==> flow/design.v <==
module AudDSP (
    input i_rst_n,
    input i_clk,
    input i_start,  
    input i_pause,  
    input [2:0] i_speed,
    input i_is_slow,
    input i_slow_mode,
    input i_daclrck,                
    input signed [15:0] i_sram_data,
    input [19:0] i_sram_stop_addr,  
    output signed [15:0] o_dac_data,
    output o_en,                    
    output o_is_pause,
    output [19:0] o_sram_addr
);
    localparam S_IDLE = 0;
    localparam S_PAUSE = 1;
    localparam S_PLAY = 2;
    localparam S_EMPTY = 3;
    reg [2:0] state_r, state_w;
    reg is_pause_r, is_pause_w;
    reg is_slow_r, is_slow_w;
    reg slow_mode_r, slow_mode_w;
    reg [2:0] speed_r, speed_w;
    reg [3:0] slow_counter_r, slow_counter_w;
    reg [1:0] get_data_counter_r, get_data_counter_w;
    reg [19:0] addr_r, addr_w;
    reg signed [15:0] sram_data_r, sram_data_w, sram_data_next_r, sram_data_next_w;
    reg [15:0] o_data_r, o_data_w;
    assign o_en = !i_daclrck;
    assign o_dac_data = o_data_r;
    assign o_sram_addr = addr_r;
    assign o_is_pause = is_pause_r;
    always @(*) begin
        state_w = state_r;
        case(state_r)
            S_IDLE: begin
                if(i_start)         state_w = S_PAUSE;
                else                state_w = S_IDLE;
            end
            S_PAUSE: begin
                if(!is_pause_r)     state_w = S_PLAY;
                else                state_w = S_PAUSE;
            end
            S_PLAY: begin
                if(is_pause_r)      state_w = S_PAUSE;
                else begin
                    if(!i_daclrck)  state_w = S_EMPTY;
                    else            state_w = S_PLAY;
                end
            end
            S_EMPTY: begin
                if(is_pause_r)      state_w = S_PAUSE;
                else begin
                    if(!i_daclrck)  state_w = S_EMPTY;
                    else            state_w = S_PLAY;
                end
            end
        endcase
    end
    always @(*) begin
        slow_counter_w = slow_counter_r;
        case(state_r)
            S_IDLE:     slow_counter_w = 0;
            S_PAUSE:    slow_counter_w = 0;
            S_PLAY: begin
                if(is_slow_r && !is_pause_r && i_daclrck) begin
                    if(slow_counter_r == speed_r)   slow_counter_w = 0;
                    else                            slow_counter_w = slow_counter_r + 1;
                end
            end
        endcase
    end
    always @(*) begin
        get_data_counter_w = get_data_counter_r;
        case(state_r)
            S_IDLE:     get_data_counter_w = 0;
            S_PAUSE:    get_data_counter_w = 0;
            S_PLAY: begin
                if(get_data_counter_r < 3)  get_data_counter_w = get_data_counter_r + 1;
            end
            S_EMPTY:    get_data_counter_w = 0;
        endcase
    end
    always @(*) begin
        is_pause_w = is_pause_r;
        case(state_r)
            S_IDLE:                 is_pause_w = 1;
            S_PAUSE: if(i_pause)    is_pause_w = 0;
            S_PLAY:  if(i_pause)    is_pause_w = 1;
            S_EMPTY: if(i_pause)    is_pause_w = 1;
        endcase
    end
    always @(*) begin
        is_slow_w = is_slow_r;
        slow_mode_w = slow_mode_r;
        speed_w = speed_r;
        case(state_r)
            S_IDLE: begin
                is_slow_w = 0;
                slow_mode_w = 0;
                speed_w = 0;
            end
            S_PAUSE: begin
                is_slow_w = i_is_slow;
                slow_mode_w = i_slow_mode;
                speed_w = i_speed;
            end
            S_PLAY: begin
                is_slow_w = is_slow_r;
                slow_mode_w = slow_mode_r;
                speed_w = speed_r;
            end
            S_EMPTY: begin
                is_slow_w = i_is_slow;
                slow_mode_w = i_slow_mode;
                speed_w = i_speed;
            end
        endcase
    end
    reg [20:0] temp_addr;      
    always @(*) begin
        addr_w = addr_r;
        temp_addr = addr_r;
        case(state_r)
            S_IDLE:     temp_addr = 0;
            S_PLAY: begin
                if(get_data_counter_r == 0) begin
                    if(is_slow_r) begin
                        if(slow_counter_r == 0)     temp_addr = addr_r + 1;
                    end
                    else                            temp_addr = addr_r + speed_r + 1;
                end
            end
        endcase
        if(temp_addr > i_sram_stop_addr)    addr_w = 0;
        else                                addr_w = temp_addr;
    end
    always @(*) begin
        sram_data_w = sram_data_r;
        sram_data_next_w = sram_data_next_r;
        case(state_r)
            S_IDLE: begin
                sram_data_w = 0;
                sram_data_next_w = 0;
            end
            S_PAUSE: begin
                sram_data_next_w = i_sram_data;
            end
            S_PLAY: begin
                if(get_data_counter_r == 2) begin
                    if(is_slow_r)begin           
                        if(slow_counter_r == 0) begin
                            sram_data_w = sram_data_next_r;
                            sram_data_next_w = i_sram_data;
                        end
                    end
                    else begin                   
                        sram_data_w = sram_data_next_r;
                        sram_data_next_w = i_sram_data;
                    end
                end
            end
        endcase
    end
    reg signed [16:0] diff;
    reg signed [20:0] diff_counter_prod;
    reg signed [20:0] diff_counter_prod_div_speed;
    always @(*) begin
        o_data_w = o_data_r;
        diff = 0;
        diff_counter_prod = 0;
        diff_counter_prod_div_speed = 0;
        case(state_r)
            S_IDLE: o_data_w = 0;
            S_PLAY: begin
                if(get_data_counter_r == 3) begin
                    if(is_slow_r) begin
                        if(slow_mode_r) begin
                            diff = $signed(sram_data_next_r) - $signed(sram_data_r);
                            diff_counter_prod = $signed(diff) * $signed({1'b0, slow_counter_r});
                            diff_counter_prod_div_speed = $signed($signed(diff_counter_prod) / $signed({1'b0, speed_r + 1}));
                            o_data_w = $signed($signed(sram_data_r) + $signed(diff_counter_prod_div_speed));
                        end
                        else o_data_w = sram_data_r;
                    end
                    else o_data_w = sram_data_r;
                end
            end
        endcase
    end
    always_ff @(posedge i_clk or negedge i_rst_n) begin
        if(!i_rst_n) begin
            state_r <= S_IDLE;
            is_pause_r <= 1;
            addr_r <= 0;
            speed_r <= 0;
            o_data_r <= 0;
            is_slow_r <= 0;
            slow_mode_r <= 0;
            sram_data_r <= 0;
            slow_counter_r <= 0;
            sram_data_next_r <= 0;
            get_data_counter_r <= 0;
        end
        else begin
            state_r <= state_w;
            is_pause_r <= is_pause_w;
            addr_r <= addr_w;
            speed_r <= i_speed;
            o_data_r <= o_data_w;
            is_slow_r <= i_is_slow;
            slow_mode_r <= i_slow_mode;
            sram_data_r <= sram_data_w;
            slow_counter_r <= slow_counter_w;
            sram_data_next_r <= sram_data_next_w;
            get_data_counter_r <= get_data_counter_w;
        end
    end
endmodule
Hand-over note for AudDSP

Reports on AudDSP

Each step is given for the RTL above and for the edited RTL.
"before" refers to lines of the RTL above, "after" to lines of the edited file.
"difference": "after" minus "before" as printed here. "rel. change": 100 x difference / "before".
Library cell names are shortened.
Not given: --

Design top: AudDSP
Clock: i_clk
Standard-cell library: sky130hd
Library corner: tt_025C_1v80

Diff

Unified diff, file above to edited file.
This change comes from a script, not from a designer. The edited design behaves differently; no optimisation was intended.

```diff
@@ -129,5 +129,5 @@
                 if(get_data_counter_r == 0) begin
                     if(is_slow_r) begin
-                        if(slow_counter_r == 0)     temp_addr = addr_r + 1;
+                        if(slow_counter_r == 0)     temp_addr = addr_r ^ 1;
                     end
                     else                            temp_addr = addr_r + speed_r + 1;
```

After elaboration

Yosys after proc, flatten, opt, wreduce and memory -nomap, before mapping. Memory bits, and registers merged into a memory's read port (data or address), are not among the register bits. Print and check cells are not counted. Equal cells are merged and count once.

Cells by class:

| item                      | before | after | difference | rel. change (%) |
| reduce/logical cells      | 21     | 21    | 0          | 0.00 |
| bitwise operators         | 0      | 1     | +1         | -- |
| order comparisons         | 2      | 2     | 0          | 0.00 |
| divide/modulo/power cells | 1      | 1     | 0          | 0.00 |
| add/subtract/negate cells | 8      | 7     | -1         | -12.50 |
| mux-type cells            | 30     | 30    | 0          | 0.00 |
| equal/unequal tests       | 13     | 13    | 0          | 0.00 |
| $mul                      | 1      | 1     | 0          | 0.00 |

Operator list:

| cell                                         | before | after | difference | rel. change (%) |
| two-way mux 1 bit                            | 4      | 5     | +1         | +25.00 |
| two-way mux 21 bit                           | 3      | 2     | -1         | -33.33 |
| adder 20 x 1 -> 21 bit with constant B       | 1      | 0     | -1         | -100.00 |
| NOT 1 bit                                    | 0      | 1     | +1         | -- |
| two-way mux 16 bit                           | 9      | 9     | 0          | 0.00 |
| inequality test 2 bit with constant B        | 5      | 5     | 0          | 0.00 |
| two-way mux 2 bit                            | 3      | 3     | 0          | 0.00 |
| AND reduction 2 bit                          | 3      | 3     | 0          | 0.00 |
| AND reduction 3 bit                          | 3      | 3     | 0          | 0.00 |
| nonzero test 2 bit                           | 3      | 3     | 0          | 0.00 |
| equality test 2 bit with constant B          | 2      | 2     | 0          | 0.00 |
| equality test 3 x 2 -> 1 bit with constant B | 2      | 2     | 0          | 0.00 |
| logical AND 1 bit                            | 2      | 2     | 0          | 0.00 |
| zero test 1 bit                              | 2      | 2     | 0          | 0.00 |
| two-way mux 4 bit                            | 2      | 2     | 0          | 0.00 |
| case mux 16 bit (select 2 bit)               | 2      | 2     | 0          | 0.00 |
| OR reduction 2 bit                           | 2      | 2     | 0          | 0.00 |
| adder 16 bit                                 | 1      | 1     | 0          | 0.00 |
| adder 2 x 1 -> 2 bit with constant B         | 1      | 1     | 0          | 0.00 |
| adder 20 x 3 -> 21 bit                       | 1      | 1     | 0          | 0.00 |
| adder 21 x 1 -> 21 bit with constant B       | 1      | 1     | 0          | 0.00 |
| adder 3 x 1 -> 4 bit with constant B         | 1      | 1     | 0          | 0.00 |
| adder 4 x 1 -> 4 bit with constant B         | 1      | 1     | 0          | 0.00 |
| divider 33 x 33 -> 33 bit                    | 1      | 1     | 0          | 0.00 |
| equality test 3 x 1 -> 1 bit with constant B | 1      | 1     | 0          | 0.00 |
| equality test 4 x 3 -> 1 bit                 | 1      | 1     | 0          | 0.00 |
| greater-than comparator 21 x 20 -> 1 bit     | 1      | 1     | 0          | 0.00 |
| zero test 2 bit                              | 1      | 1     | 0          | 0.00 |

The list need not be complete.

Storage and ports:

| item              | before | after | difference | rel. change (%) |
| bits in registers | 83     | 83    | 0          | 0.00 |

Logic depth

Longest topological path by Yosys (ltp), each cell counted once; first at word level (registers and memories cut), then after technology mapping (sequential cells cut; the memories' decode and read muxes count).

Depth:

| item                         | before | after | difference | rel. change (%) |
| word-level depth             | 8      | 8     | 0          | 0.00 |
| ABC_AREA                     | 0      | 0     | --         | -- |
| mapped depth                 | 378    | 384   | +6         | +1.59 |
| depth with buffers taken out | 354    | 352   | -2         | -0.56 |

Mapped cells and area

The flow's flattened synthesis, as Yosys stat reports it; memories are mapped. The netlist is that of the ABC_AREA named above (0 if unset); the other value can give another one.

Synthesis totals:

| item                     | before   | after    | difference | rel. change (%) |
| buffer cells             | 111      | 124      | +13        | +11.71 |
| chip area (Yosys) (um^2) | 27,923.0 | 28,249.6 | +326.6     | +1.17 |
| flip-flops               | 84       | 84       | 0          | 0.00 |
| mapped cells             | 3,922    | 3,959    | +37        | +0.94 |

Cell types:

| type     | before | after | difference | rel. change (%) |
| o21ai_0  | 172    | 209   | +37        | +21.51 |
| nand3_1  | 160    | 127   | -33        | -20.62 |
| nor2_1   | 356    | 384   | +28        | +7.87 |
| clkbuf_1 | 74     | 46    | -28        | -37.84 |
| nand2_1  | 373    | 398   | +25        | +6.70 |
| nand2b_1 | 68     | 47    | -21        | -30.88 |
| nor3_1   | 156    | 136   | -20        | -12.82 |
| or3_1    | 55     | 36    | -19        | -34.55 |
| nor4_1   | 48     | 29    | -19        | -39.58 |
| mux2_2   | 37     | 19    | -18        | -48.65 |
| buf_2    | 19     | 37    | +18        | +94.74 |
| and2_1   | 126    | 110   | -16        | -12.70 |
| nand4_1  | 70     | 56    | -14        | -20.00 |
| buf_4    | 9      | 21    | +12        | +133.33 |
| buf_6    | 2      | 14    | +12        | +600.00 |
| inv_1    | 192    | 203   | +11        | +5.73 |
| a211o_1  | 14     | 25    | +11        | +78.57 |
| nor2b_1  | 40     | 50    | +10        | +25.00 |

The list need not be complete.

Path before layout

OpenSTA on the mapped netlist: ideal clock, no wires. The path of least setup slack (recovery checks aside). Input and output delay are each 20% of the period. Register names are those of the netlist, which keeps one name where synthesis merged equal registers.

Path after synthesis:

| item                          | before           | after            | difference | rel. change (%) |
| kind                          | reg2reg          | reg2reg          | --         | -- |
| from                          | reg speed_r[0]   | reg speed_r[0]   | --         | -- |
| to                            | reg o_data_r[15] | reg o_data_r[15] | --         | -- |
| path delay (ps)               | 75,339           | 71,314           | -4,025     | -5.34 |
| buffers on the path           | 24               | 34               | +10        | +41.67 |
| stages                        | 354              | 360              | +6         | +1.69 |
| time at the first pin (ps)    | 0                | 0                | 0          | -- |
| clock period (ps)             | 100,000          | 100,000          | 0          | 0.00 |
| setup time (ps)               | 129              | 129              | 0          | -- |
| arrival time (ps)             | 75,210           | 71,185           | -4,025     | -5.35 |
| slack (ps)                    | 24,661           | 28,686           | +4,025     | -- |
| synthesis period reached (ps) | 75,339           | 71,314           | -4,025     | -5.34 |

"path delay" = arrival - input delay + setup time.
"stages" counts driving pins, that of a launching flip-flop among them; a cell with two outputs on the path counts twice.
"synthesis period reached" is the clock period less the worst setup slack; recovery checks do not enter. This is arithmetic on one report: input and output delays are still those of the set period (20% each).
Between the ends stands the longest chain of elaborated cells between them, by number of cells; it is not shown to be the way that was timed. Of several equally long chains one is given.
A line is the first line of the expression or statement that the cell stems from. Yosys adds cells for indexed reads and writes and turns some case tables into memories.

On the way, after synthesis, before:
Path through: dfrtp_1 -> ha_1 -> xnor2_1 -> ha_1 -> o221ai_1 -> nor3_1 -> or2_2 -> ha_1 -> a21oi_1 -> a21boi_1 -> or2_2 -> o31ai_1 -> inv_1 -> ha_1 -> a21boi_0 -> or2_2 -> o32ai_4 -> o31ai_1 -> [... 318 more ...] -> a21o_1 -> a21o_1 -> a21oi_1 -> o21bai_1 -> a21oi_1 -> o21bai_1 -> a21oi_1 -> o21bai_1 -> a21oi_1 -> o21bai_1 -> a21oi_1 -> o21bai_1 -> a21oi_1 -> xor2_1 -> xnor2_1 -> nor2_1 -> xnor2_1 -> o21ai_1
Cells in the longest elaborated chain: 7
Elaborated cells on any way between the ends: 7
Source lines of those cells: 6

RTL lines, path after synthesis, before:

| item                           | line | RTL |
| start: declaration             | 25   | `reg [2:0] speed_r, speed_w;` |
| start: assignment              | 198  | `speed_r <= 0;` |
| start: assignment              | 211  | `speed_r <= i_speed;` |
| adder 3 x 1 -> 4 bit           | 183  | `diff_counter_prod_div_speed = $signed($signed(diff_counter_prod) / $signed({1'b0, speed_r + 1}));` |
| divider 33 x 33 -> 33 bit      | 183  |  |
| adder 16 bit                   | 184  | `o_data_w = $signed($signed(sram_data_r) + $signed(diff_counter_prod_div_speed));` |
| two-way mux 16 bit             | 180  | `if(slow_mode_r) begin` |
| two-way mux 16 bit             | 179  | `if(is_slow_r) begin` |
| two-way mux 16 bit             | 178  | `if(get_data_counter_r == 3) begin` |
| case mux 16 bit (select 2 bit) | 175  | `case(state_r)` |
| end: assignment                | 199  | `o_data_r <= 0;` |
| end: assignment                | 212  | `o_data_r <= o_data_w;` |
| end: declaration               | 30   | `reg [15:0] o_data_r, o_data_w;` |

On the way, after synthesis, after:
Path through: dfrtp_1 -> ha_1 -> xnor2_1 -> ha_1 -> nor2_1 -> a2111oi_0 -> ha_1 -> o21a_1 -> or3_1 -> a21o_1 -> and2_0 -> clkbuf_1 -> ha_1 -> or3_1 -> o22ai_1 -> nand3b_1 -> and3b_1 -> buf_4 -> [... 324 more ...] -> a21o_1 -> a21o_1 -> a21oi_1 -> o21bai_1 -> a21oi_1 -> o21bai_1 -> a21oi_1 -> o21bai_1 -> a21oi_1 -> o21bai_1 -> a21oi_1 -> o21bai_1 -> a21oi_1 -> xnor2_1 -> xnor2_1 -> nor2_1 -> xnor2_1 -> o21ai_1
Cells in the longest elaborated chain: 7
Elaborated cells on any way between the ends: 7
Source lines of those cells: 6

RTL lines, path after synthesis, after:

| item                           | line | RTL |
| start: declaration             | 25   | `reg [2:0] speed_r, speed_w;` |
| start: assignment              | 198  | `speed_r <= 0;` |
| start: assignment              | 211  | `speed_r <= i_speed;` |
| adder 3 x 1 -> 4 bit           | 183  | `diff_counter_prod_div_speed = $signed($signed(diff_counter_prod) / $signed({1'b0, speed_r + 1}));` |
| divider 33 x 33 -> 33 bit      | 183  |  |
| adder 16 bit                   | 184  | `o_data_w = $signed($signed(sram_data_r) + $signed(diff_counter_prod_div_speed));` |
| two-way mux 16 bit             | 180  | `if(slow_mode_r) begin` |
| two-way mux 16 bit             | 179  | `if(is_slow_r) begin` |
| two-way mux 16 bit             | 178  | `if(get_data_counter_r == 3) begin` |
| case mux 16 bit (select 2 bit) | 175  | `case(state_r)` |
| end: assignment                | 199  | `o_data_r <= 0;` |
| end: assignment                | 212  | `o_data_r <= o_data_w;` |
| end: declaration               | 30   | `reg [15:0] o_data_r, o_data_w;` |

Path in the finished layout

From the final timing report of each run of pair A: the path of least setup slack in the routed layout; clock arrival at registers is part of the times.
The path's times are printed in steps of 10 ps; the period is the one set.

Path post-layout:

| item                       | before           | after            | difference | rel. change (%) |
| kind                       | reg2reg          | reg2reg          | --         | -- |
| from                       | reg speed_r[1]   | reg speed_r[0]   | --         | -- |
| to                         | reg o_data_r[15] | reg o_data_r[15] | --         | -- |
| buffers on the path        | 1                | 3                | +2         | +200.00 |
| setup time (ps)            | 140              | 130              | -10        | -- |
| time at the first pin (ps) | 320              | 350              | +30        | +9.38 |
| clock period (ps)          | 100,000          | 100,000          | 0          | 0.00 |
| stages                     | 328              | 326              | -2         | -0.61 |
| arrival time (ps)          | 85,590           | 85,030           | -560       | -0.65 |
| slack (ps)                 | 14,610           | 15,170           | +560       | -- |

Between the ends stands the longest chain of elaborated cells between them, by number of cells; it is not shown to be the way that was timed. Of several equally long chains one is given.

On the way, post-layout, before:
Path through: dfrtp_1 -> ha_1 -> inv_1 -> ha_1 -> o21a_1 -> o221ai_1 -> nor3_1 -> or2_2 -> ha_1 -> a21oi_1 -> a21boi_1 -> or2_2 -> o31ai_1 -> inv_1 -> ha_1 -> a21boi_0 -> or2_2 -> o32ai_4 -> [... 292 more ...] -> a21o_1 -> a21o_1 -> a21oi_1 -> o21bai_1 -> a21oi_1 -> o21bai_1 -> a21oi_1 -> o21bai_1 -> a21oi_1 -> o21bai_1 -> a21oi_1 -> o21bai_1 -> a21oi_1 -> xor2_1 -> xnor2_1 -> nor2_1 -> xnor2_1 -> o21ai_1
Cells in the longest elaborated chain: 7
Elaborated cells on any way between the ends: 7
Source lines of those cells: 6

RTL lines, path post-layout, before:

| item                           | line | RTL |
| start: declaration             | 25   | `reg [2:0] speed_r, speed_w;` |
| start: assignment              | 198  | `speed_r <= 0;` |
| start: assignment              | 211  | `speed_r <= i_speed;` |
| adder 3 x 1 -> 4 bit           | 183  | `diff_counter_prod_div_speed = $signed($signed(diff_counter_prod) / $signed({1'b0, speed_r + 1}));` |
| divider 33 x 33 -> 33 bit      | 183  |  |
| adder 16 bit                   | 184  | `o_data_w = $signed($signed(sram_data_r) + $signed(diff_counter_prod_div_speed));` |
| two-way mux 16 bit             | 180  | `if(slow_mode_r) begin` |
| two-way mux 16 bit             | 179  | `if(is_slow_r) begin` |
| two-way mux 16 bit             | 178  | `if(get_data_counter_r == 3) begin` |
| case mux 16 bit (select 2 bit) | 175  | `case(state_r)` |
| end: assignment                | 199  | `o_data_r <= 0;` |
| end: assignment                | 212  | `o_data_r <= o_data_w;` |
| end: declaration               | 30   | `reg [15:0] o_data_r, o_data_w;` |

On the way, post-layout, after:
Path through: dfrtp_2 -> buf_4 -> ha_1 -> xnor2_2 -> ha_1 -> or3_1 -> nand3_1 -> o31ai_1 -> ha_1 -> or3_1 -> o22ai_1 -> o311ai_1 -> and2_0 -> ha_1 -> or3_1 -> o22ai_1 -> nand3b_1 -> and3b_1 -> [... 290 more ...] -> a21o_1 -> a21o_1 -> a21oi_1 -> o21bai_1 -> a21oi_1 -> o21bai_1 -> a21oi_1 -> o21bai_1 -> a21oi_1 -> o21bai_1 -> a21oi_1 -> o21bai_1 -> a21oi_1 -> xnor2_1 -> xnor2_1 -> nor2_1 -> xnor2_1 -> o21ai_1
Cells in the longest elaborated chain: 7
Elaborated cells on any way between the ends: 7
Source lines of those cells: 6

RTL lines, path post-layout, after:

| item                           | line | RTL |
| start: declaration             | 25   | `reg [2:0] speed_r, speed_w;` |
| start: assignment              | 198  | `speed_r <= 0;` |
| start: assignment              | 211  | `speed_r <= i_speed;` |
| adder 3 x 1 -> 4 bit           | 183  | `diff_counter_prod_div_speed = $signed($signed(diff_counter_prod) / $signed({1'b0, speed_r + 1}));` |
| divider 33 x 33 -> 33 bit      | 183  |  |
| adder 16 bit                   | 184  | `o_data_w = $signed($signed(sram_data_r) + $signed(diff_counter_prod_div_speed));` |
| two-way mux 16 bit             | 180  | `if(slow_mode_r) begin` |
| two-way mux 16 bit             | 179  | `if(is_slow_r) begin` |
| two-way mux 16 bit             | 178  | `if(get_data_counter_r == 3) begin` |
| case mux 16 bit (select 2 bit) | 175  | `case(state_r)` |
| end: assignment                | 199  | `o_data_r <= 0;` |
| end: assignment                | 212  | `o_data_r <= o_data_w;` |
| end: declaration               | 30   | `reg [15:0] o_data_r, o_data_w;` |

Flow runs

Both versions went through the flow (Yosys, OpenROAD) with the same settings in each pair. Constraints: input delay and output delay 20% of the set period each, output load 0.01 pF.

Flow settings, pair A:
period_ns: 100.0
CAP_MARGIN: 20
CORE_MARGIN: 2
CORE_UTILIZATION: 40
SLEW_MARGIN: 20

Final reports, pair A:

| item                                | before   | after    | difference | rel. change (%) |
| clock period reached (ps)           | 85,394   | 84,832   | -562       | -0.66 |
| total negative slack (ps)           | 0        | 0        | 0          | -- |
| utilization after routing (%)       | 43.5     | 43.1     | -0.4       | -- |
| area inside the die boundary (um^2) | 71,936.6 | 72,765.1 | +828.5     | +1.15 |
| smallest setup slack (ps)           | 14,606   | 15,168   | +562       | -- |
| synthesis area (um^2)               | 27,923.0 | 28,249.6 | +326.6     | +1.17 |

Flow settings, pair B:
CAP_MARGIN: 0
CORE_UTILIZATION: 69
CTS_CLUSTER_DIAMETER: 351
CTS_CLUSTER_SIZE: 31
GPL_TIMING_DRIVEN: 0
PLACE_DENSITY: 0.45
SETUP_SLACK_MARGIN: -0.16
period_ns: 129.0
CORE_MARGIN: 2
SLEW_MARGIN: 20

Final reports, pair B:

| item                                | before   | after    | difference | rel. change (%) |
| clock period reached (ps)           | 93,479   | 88,518   | -4,961     | -5.31 |
| total negative slack (ps)           | 0        | 0        | 0          | -- |
| utilization after routing (%)       | 75.1     | 74.5     | -0.6       | -- |
| area inside the die boundary (um^2) | 42,092.7 | 42,576.2 | +483.5     | +1.15 |
| smallest setup slack (ps)           | 35,521   | 40,482   | +4,961     | -- |
| synthesis area (um^2)               | 27,923.0 | 28,249.6 | +326.6     | +1.17 |

"clock period reached" = clock period - worst setup slack. The figure is calculated, with input and output delays left at 20% of the set period.

End of note.
